==> flow/design.v <==
module processor
(
	output reg w_en,
	output reg done,
	output reg [7:0] addr,
	output reg [31:0] data_out,
	input clk,
	input rst_n,
	input start,
	input [31:0] data_in
);
	parameter RESET = 3'd0;
	parameter READ_DATA = 3'd1;
	parameter READ_INSTRUCTON = 3'd2;
	parameter DELAY = 3'd3;
	parameter EXECUTE = 3'd4;
	parameter ADD = 3'd0;
	parameter SUB = 3'd1;
	parameter MUL = 3'd2;
	parameter TR = 3'd3;
	parameter DET = 3'd4;
	reg [2:0] cs,ns;
	reg [1:0] read_data_counter;
	reg [3:0] a11,a12,a21,a22,b11,b12,b21,b22;
	always@(posedge clk or negedge rst_n)begin
		if(~rst_n) cs <= RESET;
		else cs <= ns;
	end
	always@(*)begin
		case(cs)
			RESET : ns = (start & rst_n) ? READ_DATA : RESET;
			READ_DATA : ns = (read_data_counter == 2) ? READ_INSTRUCTON : READ_DATA;
			READ_INSTRUCTON : ns = DELAY;
			DELAY : ns = EXECUTE;
			EXECUTE : ns = RESET;
			default : ns = RESET;
		endcase
	end
	always@(posedge clk or negedge rst_n)begin
		if(~rst_n)begin
			done <= 0;
			w_en <= 0;
			addr <= 8'd255;
			data_out <= 0;
			read_data_counter <= 0;
			a11 <= 0;
			a12 <= 0;
			a21 <= 0; 
			a22 <= 0;
			b11 <= 0;
			b12 <= 0;
			b21 <= 0;
			b22 <= 0;	
		end
		else begin
			case(ns)
				RESET : begin
					done <= 0;
					w_en <= 0;
					addr <= 8'd255;
					data_out <= 0;
					read_data_counter <= 0;
					a11 <= 0;
					a12 <= 0;
					a21 <= 0; 
					a22 <= 0;
					b11 <= 0;
					b12 <= 0;
					b21 <= 0;
					b22 <= 0;
				end
				READ_DATA : begin
					done <= 0;
					w_en <= 0;
					addr <= 8'd255;
					data_out <= 0;
					read_data_counter <= read_data_counter + 1;
					a11 <= data_in[3:0];
					a12 <= data_in[7:4];
					a21 <= data_in[11:8]; 
					a22 <= data_in[15:12];
					b11 <= data_in[19:16];
					b12 <= data_in[23:20];
					b21 <= data_in[27:24];
					b22 <= data_in[31:28];
				end
				READ_INSTRUCTON : begin
					done <= 0;
					w_en <= 0;
					addr <= 0;
					data_out <= 0;
					read_data_counter <= 0;
					a11 <= a11;
					a12 <= a12;
					a21 <= a21; 
					a22 <= a22;
					b11 <= b11;
					b12 <= b12;
					b21 <= b21;
					b22 <= b22;
				end
				DELAY : begin
					done <= done;
					w_en <= w_en;
					addr <= addr;
					data_out <= 0;
					read_data_counter <= 0;
					a11 <= a11;
					a12 <= a12;
					a21 <= a21; 
					a22 <= a22;
					b11 <= b11;
					b12 <= b12;
					b21 <= b21;
					b22 <= b22;
				end
				EXECUTE : begin
					addr <= data_in[7:0];
					read_data_counter <= read_data_counter;
					a11 <= a11;
					a12 <= a12;
					a21 <= a21; 
					a22 <= a22;
					b11 <= b11;
					b12 <= b12;
					b21 <= b21;
					b22 <= b22;
					case(data_in[31:29])
						ADD : begin
							done <= 1;
							w_en <= 1;
							data_out [7:0] <= $signed(a11) + $signed(b11);
							data_out [15:8] <= $signed(a12) + $signed(b12);
							data_out [23:16] <= $signed(a21) + $signed(b21);
							data_out [31:24] <= $signed(a22) + $signed(b22);
						end
						SUB : begin
							done <= 1;
							w_en <= 1;
							data_out [7:0] <= $signed(a11) - $signed(b11);
							data_out [15:8] <= $signed(a12) - $signed(b12);
							data_out [23:16] <= $signed(a21) - $signed(b21);
							data_out [31:24] <= $signed(a22) - $signed(b22);
						end
						MUL : begin
							done <= 1;
							w_en <= 1;
							data_out [7:0] <= ($signed(a11) * $signed(b11)) + ($signed(a12) * $signed(b21));
							data_out [15:8] <= ($signed(a11) * $signed(b12)) + ($signed(a12) * $signed(b22));
							data_out [23:16] <= ($signed(a21) * $signed(b11)) + ($signed(a22) * $signed(b21));
							data_out [31:24] <= ($signed(a21) * $signed(b12)) + ($signed(a22) * $signed(b22));
						end
						TR : begin
							done <= 1;
							w_en <= 1;
							data_out [7:0] <= {a11[3],a11[3],a11[3],a11[3],a11};
							data_out [15:8] <= {a21[3],a21[3],a21[3],a21[3],a21};
							data_out [23:16] <= {a12[3],a12[3],a12[3],a12[3],a12};
							data_out [31:24] <= {a22[3],a22[3],a22[3],a22[3],a22};
						end
						DET : begin
							done <= 1;
							w_en <= 1;
							data_out <= ($signed(a11) * $signed(a22)) - ($signed(a12) * $signed(a21));
						end
						default : begin
							done <= 0;
							w_en <= 0;
						end
					endcase
				end
			endcase
		end
	end
endmodule
* From RTL to reports: processor
Tool output for the design above, in the order of the flow.
Line numbers count from 1 in the design file above.
Library cell names are shortened.
The mark -- stands for no value.
- Top :: processor
- Clock port :: clk
- Library :: sky130hd
- Library corner :: tt_025C_1v80

* After elaboration
Source: Yosys, flattened and elaborated, memories not mapped. Widths are those after wreduce. Registers that Yosys merges into a memory's read port (data or address) are not register bits. Print and check cells do not count.
- Register bits after elaboration :: 78
- Latch bits :: 0
- RAM bits :: 0
- Memory bits (read-only) :: 0
- Word width x clocked read ports :: 0
- Memory cells :: 0
- Input port bits :: 35
- Output and inout port bits :: 42
- Cells after elaboration :: 88
- $add $sub $neg :: 14
- Multipliers :: 10
- Divide/modulo/power cells :: 0
- $lt $le $gt $ge :: 0
- Equal/unequal tests :: 13
- Shift operators :: 0
- Muxes and demuxes :: 23
- Bitwise logic cells :: 1
- Reductions and logical operators :: 14
** Operators with widths (count)
- multiplier 4 x 4 -> 8 bit :: 10
- parallel mux 8 bit (select 5 bit) :: 4
- parallel mux 8 bit (select 2 bit) :: 4
- parallel mux 4 bit (select 2 bit) :: 8
- adder 8 bit :: 4
- parallel mux 8 bit (select 3 bit) :: 1
- adder 4 x 4 -> 5 bit :: 4
- subtractor 4 x 4 -> 5 bit :: 4
- equality test 3 x 2 -> 1 bit with constant B :: 6
- parallel mux 3 bit (select 4 bit) :: 1
- equality test 3 x 1 -> 1 bit with constant B :: 3
- zero test 3 bit :: 3
- subtractor 8 x 8 -> 9 bit :: 1
- nonzero test 2 bit :: 4
- equality test 3 bit with constant B :: 2
- OR reduction 3 bit :: 2
- inequality test 6 bit with constant B :: 1
- OR reduction 5 bit :: 1
- OR reduction 4 bit :: 1
- parallel mux 2 bit (select 2 bit) :: 1
- nonzero test 3 bit :: 1
- adder 2 x 1 -> 2 bit with constant B :: 1
- equality test 2 bit with constant B :: 1
- AND reduction 2 bit :: 1
- OR reduction 2 bit :: 1
- parallel mux 1 bit (select 2 bit) :: 1
- 2-to-1 mux 2 bit :: 1
- 2-to-1 mux 1 bit :: 2
- AND 1 bit :: 1

* Logic depth
Longest topological path by Yosys (ltp), each cell counted once; first at word level (registers and memories cut), then after technology mapping (sequential cells cut; the memories' decode and read muxes count).
- Depth in word-level cells :: 7
- ABC_AREA :: 1
- Depth in mapped cells :: 26
- Mapped depth without buffers :: 25

* After synthesis
Yosys stat after the flow's synthesis: flattened, memories mapped to cells. It holds for the ABC_AREA given above (unset counts as 0); a run with the other value may have another netlist.
Totals and module areas in this step are rounded.
- Standard cells after synthesis :: 1684
- Mapped area :: 13000 um2
- Sequential area :: 2000 um2
- Flip-flop cells :: 80
- Buffers :: 46
** Cells by type
- fa_1 :: count 144, area in all 2.88E+03 um2
- ha_1 :: count 147, area in all 1.84E+03 um2
- dfrtp_1 :: count 71, area in all 1.78E+03 um2
- inv_1 :: count 418, area in all 1.57E+03 um2
- nand2_1 :: count 391, area in all 1.47E+03 um2
- o21ai_0 :: count 88, area in all 440.422 um2
- nor2_1 :: count 96, area in all 360.346 um2
- a21oi_1 :: count 60, area in all 300.288 um2
- nand3_1 :: count 50, area in all 250.24 um2
- dfstp_2 :: count 9, area in all 236.477 um2
- xor2_1 :: count 24, area in all 210.202 um2
- o22ai_1 :: count 27, area in all 168.912 um2
- clkbuf_1 :: count 36, area in all 135.13 um2
- xnor2_1 :: count 13, area in all 113.859 um2
- or2_2 :: count 18, area in all 112.608 um2
- o211ai_1 :: count 12, area in all 90.086 um2
- a221oi_1 :: count 9, area in all 78.826 um2
- nor3_1 :: count 9, area in all 45.043 um2
Not listed: further types 27, cells in them 62.

* Worst setup path after synthesis
Path of least setup slack by OpenSTA after synthesis, without wires, with an ideal clock, recovery checks aside; 20% of the period is set as input and as output delay. Where synthesis merged equal registers, the netlist keeps one of their names.
- Kind :: reg2reg
- From :: reg b22[3]
- To :: reg data_out[30]
- Clock period :: 7000 ps
- Arrival :: 4448 ps
- Required time :: 6884 ps
- Slack :: 2435 ps
- Path delay :: 4564 ps
- Stages on the path :: 20
- Buffers on the path :: 1
- Period reached after synthesis :: 4565 ps
"path delay" is the arrival time less input delay plus setup time.
"stages on the path": output pins that drive a net of the path, with the launching flip-flop's if there is one; two outputs of one cell count as two.
"period reached after synthesis" = period - worst setup slack (recovery checks aside). The figure is calculated, with input and output delays left at 20% of the set period.
Between the ends stands the longest chain of elaborated cells between them, by number of cells; it is not shown to be the way that was timed. Of several equally long chains one is given.
A line is the first line of the expression or statement that the cell stems from. Yosys adds cells for indexed reads and writes and turns some case tables into memories.
At most two assigning lines are given for a register; there are more.
- Path through :: dfrtp_1 > buf_2 > clkinv_1 > nor2_1 > fa_1 > fa_1 > fa_1 > inv_1 > fa_1 > inv_1 > ha_1 > nand2_1 > inv_1 > nand4_1 > nand3_1 > or2_2 > nand3_1 > nand4_1 > nand2_1 > nand2_1
- Length of the longest elaborated chain :: 4
** Ends and longest elaborated chain, post-synthesis
- start, declared :: line 24 : reg [3:0] a11,a12,a21,a22,b11,b12,b21,b22;
- start, assigned :: line 85 : b22 <= data_in[31:28];
- start, assigned :: line 100 : b22 <= b22;
- multiplier 4 x 4 -> 8 bit :: line 151 : data_out [31:24] <= ($signed(a21) * $signed(b12)) + ($signed(a22) * $signed(b22));
- adder 8 bit :: line 151
- parallel mux 8 bit (select 5 bit) :: line 128 : case(data_in[31:29])
- parallel mux 8 bit (select 2 bit) :: line 56 : case(ns)
- end, assigned :: line 135 : data_out [31:24] <= $signed(a22) + $signed(b22);
- end, assigned :: line 143 : data_out [31:24] <= $signed(a22) - $signed(b22);
- end, declared :: line 6 : output reg [31:0] data_out,

* Timing after layout
Path of least setup slack in the final report of entry A (OpenROAD, finished layout, wires in). Where an end is a register, its clock arrival counts in the times.
The path's times are printed in steps of 10 ps; the period is the one set.
- Kind :: reg2reg
- From :: reg b22[3]
- To :: reg data_out[31]
- Clock period :: 7210 ps
- Arrival :: 5600 ps
- Required time :: 7470 ps
- Slack :: 1870 ps
- Stages on the path :: 18
- Buffers on the path :: 0
Between the ends stands the longest chain of elaborated cells between them, by number of cells; it is not shown to be the way that was timed. Of several equally long chains one is given.
At most two assigning lines are given for a register; there are more.
- Path through :: dfrtp_1 > clkinv_1 > nor2_1 > fa_1 > fa_1 > fa_1 > inv_1 > fa_1 > inv_1 > ha_1 > a21oi_1 > o21ai_0 > a21oi_1 > nand3_1 > nand2_1 > nor2_1 > o21bai_1 > nand2_1
- Length of the longest elaborated chain :: 4
** Ends and longest elaborated chain, post-layout
- start, declared :: line 24 : reg [3:0] a11,a12,a21,a22,b11,b12,b21,b22;
- start, assigned :: line 85 : b22 <= data_in[31:28];
- start, assigned :: line 100 : b22 <= b22;
- multiplier 4 x 4 -> 8 bit :: line 151 : data_out [31:24] <= ($signed(a21) * $signed(b12)) + ($signed(a22) * $signed(b22));
- adder 8 bit :: line 151
- parallel mux 8 bit (select 5 bit) :: line 128 : case(data_in[31:29])
- parallel mux 8 bit (select 2 bit) :: line 56 : case(ns)
- end, assigned :: line 135 : data_out [31:24] <= $signed(a22) + $signed(b22);
- end, assigned :: line 143 : data_out [31:24] <= $signed(a22) - $signed(b22);
- end, declared :: line 6 : output reg [31:0] data_out,

Memo
Re: implementation data of processor

Top module processor; platform sky130hd; tools Yosys and OpenROAD; 6 stored runs in no particular order. Input and output delays are each 20% of the period that was set; the output load is 0.01 pF.
"period reached" means the clock period less the worst setup slack. The figure is calculated, with input and output delays left at 20% of the set period.
"worst path time" = time allowed to the worst setup path (clock period - input delay - output delay, where it has them) - its slack; a late launch clock adds to it, a late capture clock takes from it.
"worst path time" is known to 10 ps.
Results are given in rounded form.

** Entry A
- Settings :: ABC_AREA=1; CAP_MARGIN=25; CORE_UTILIZATION=54; CTS_CLUSTER_DIAMETER=354; GPL_ROUTABILITY_DRIVEN=0; GPL_TIMING_DRIVEN=1; MAX_ROUTING_LAYER=met5; PLACE_DENSITY_LB_ADDON=0.29; TNS_END_PERCENT=45; period_ns=7.21; CORE_MARGIN=2; SLEW_MARGIN=20
- Mapped cell area after synthesis :: 13000 um2
- Period reached :: 5338 ps
- Setup slack of the worst path :: 1900 ps
- Total die area :: 24000 um2
- Total negative slack on setup checks :: 0 ps
- Standard-cell area of the final layout :: 14000 um2
- Final design utilization :: 61 %
- Worst path time :: 5340 ps
- Worst setup path kind :: reg2reg

** Entry B
- Settings :: CELL_PAD_IN_SITES_DETAIL_PLACEMENT=0; CORE_ASPECT_RATIO=0.89; CORE_MARGIN=4; CTS_CLUSTER_DIAMETER=344; HOLD_SLACK_MARGIN=0.05; MAX_ROUTING_LAYER=met4; PLACE_DENSITY_LB_ADDON=0.1; SETUP_SLACK_MARGIN=0.97; SLEW_MARGIN=0; period_ns=5.65; CAP_MARGIN=20; CORE_UTILIZATION=40
- Mapped cell area after synthesis :: 12000 um2
- Period reached :: 4630 ps
- Setup slack of the worst path :: 1000 ps
- Total die area :: 32000 um2
- Total negative slack on setup checks :: 0 ps
- Standard-cell area of the final layout :: 14000 um2
- Final design utilization :: 48 %
- Worst path time :: 4630 ps
- Worst setup path kind :: reg2reg

** Entry C
- Settings :: ABC_AREA=1; CAP_MARGIN=40; CELL_PAD_IN_SITES_GLOBAL_PLACEMENT=2; CORE_ASPECT_RATIO=0.75; CORE_MARGIN=4; CORE_UTILIZATION=41; GPL_ROUTABILITY_DRIVEN=1; GPL_TIMING_DRIVEN=0; MAX_ROUTING_LAYER=met4; MIN_ROUTING_LAYER=met1; PLACE_DENSITY=0.68; SETUP_SLACK_MARGIN=1.03; TNS_END_PERCENT=90; period_ns=6.64; SLEW_MARGIN=20
- Mapped cell area after synthesis :: 13000 um2
- Period reached :: 5363 ps
- Setup slack of the worst path :: 1300 ps
- Total die area :: 33000 um2
- Total negative slack on setup checks :: 0 ps
- Standard-cell area of the final layout :: 14000 um2
- Final design utilization :: 47 %
- Worst path time :: 5360 ps
- Worst setup path kind :: reg2reg

** Entry D
- Settings :: period_ns=5.61; CAP_MARGIN=20; CORE_MARGIN=2; CORE_UTILIZATION=40; SLEW_MARGIN=20
- Mapped cell area after synthesis :: 12000 um2
- Period reached :: 5339 ps
- Setup slack of the worst path :: 270 ps
- Total die area :: 30000 um2
- Total negative slack on setup checks :: 0 ps
- Standard-cell area of the final layout :: 13000 um2
- Final design utilization :: 46 %
- Worst path time :: 5340 ps
- Worst setup path kind :: reg2reg

** Entry E
- Settings :: period_ns=7.0; CAP_MARGIN=20; CORE_MARGIN=2; CORE_UTILIZATION=40; SLEW_MARGIN=20
- Mapped cell area after synthesis :: 12000 um2
- Period reached :: 5506 ps
- Setup slack of the worst path :: 1500 ps
- Total die area :: 30000 um2
- Total negative slack on setup checks :: 0 ps
- Standard-cell area of the final layout :: 13000 um2
- Final design utilization :: 46 %
- Worst path time :: 5510 ps
- Worst setup path kind :: reg2reg

** Entry F
- Settings :: ABC_AREA=1; CAP_MARGIN=30; CORE_UTILIZATION=35; CTS_CLUSTER_DIAMETER=354; CTS_CLUSTER_SIZE=99; GPL_ROUTABILITY_DRIVEN=1; GPL_TIMING_DRIVEN=1; HOLD_SLACK_MARGIN=-0.09; MAX_ROUTING_LAYER=met4; MIN_ROUTING_LAYER=met2; PLACE_DENSITY_LB_ADDON=0.29; TNS_END_PERCENT=45; period_ns=3.3; CORE_MARGIN=2; SLEW_MARGIN=20
- Mapped cell area after synthesis :: 13000 um2
- Period reached :: 4470 ps
- Setup slack of the worst path :: -1200 ps
- Total die area :: 37000 um2
- Total negative slack on setup checks :: -31000 ps
- Standard-cell area of the final layout :: 16000 um2
- Final design utilization :: 46 %
- Worst path time :: 4470 ps
- Worst setup path kind :: reg2reg
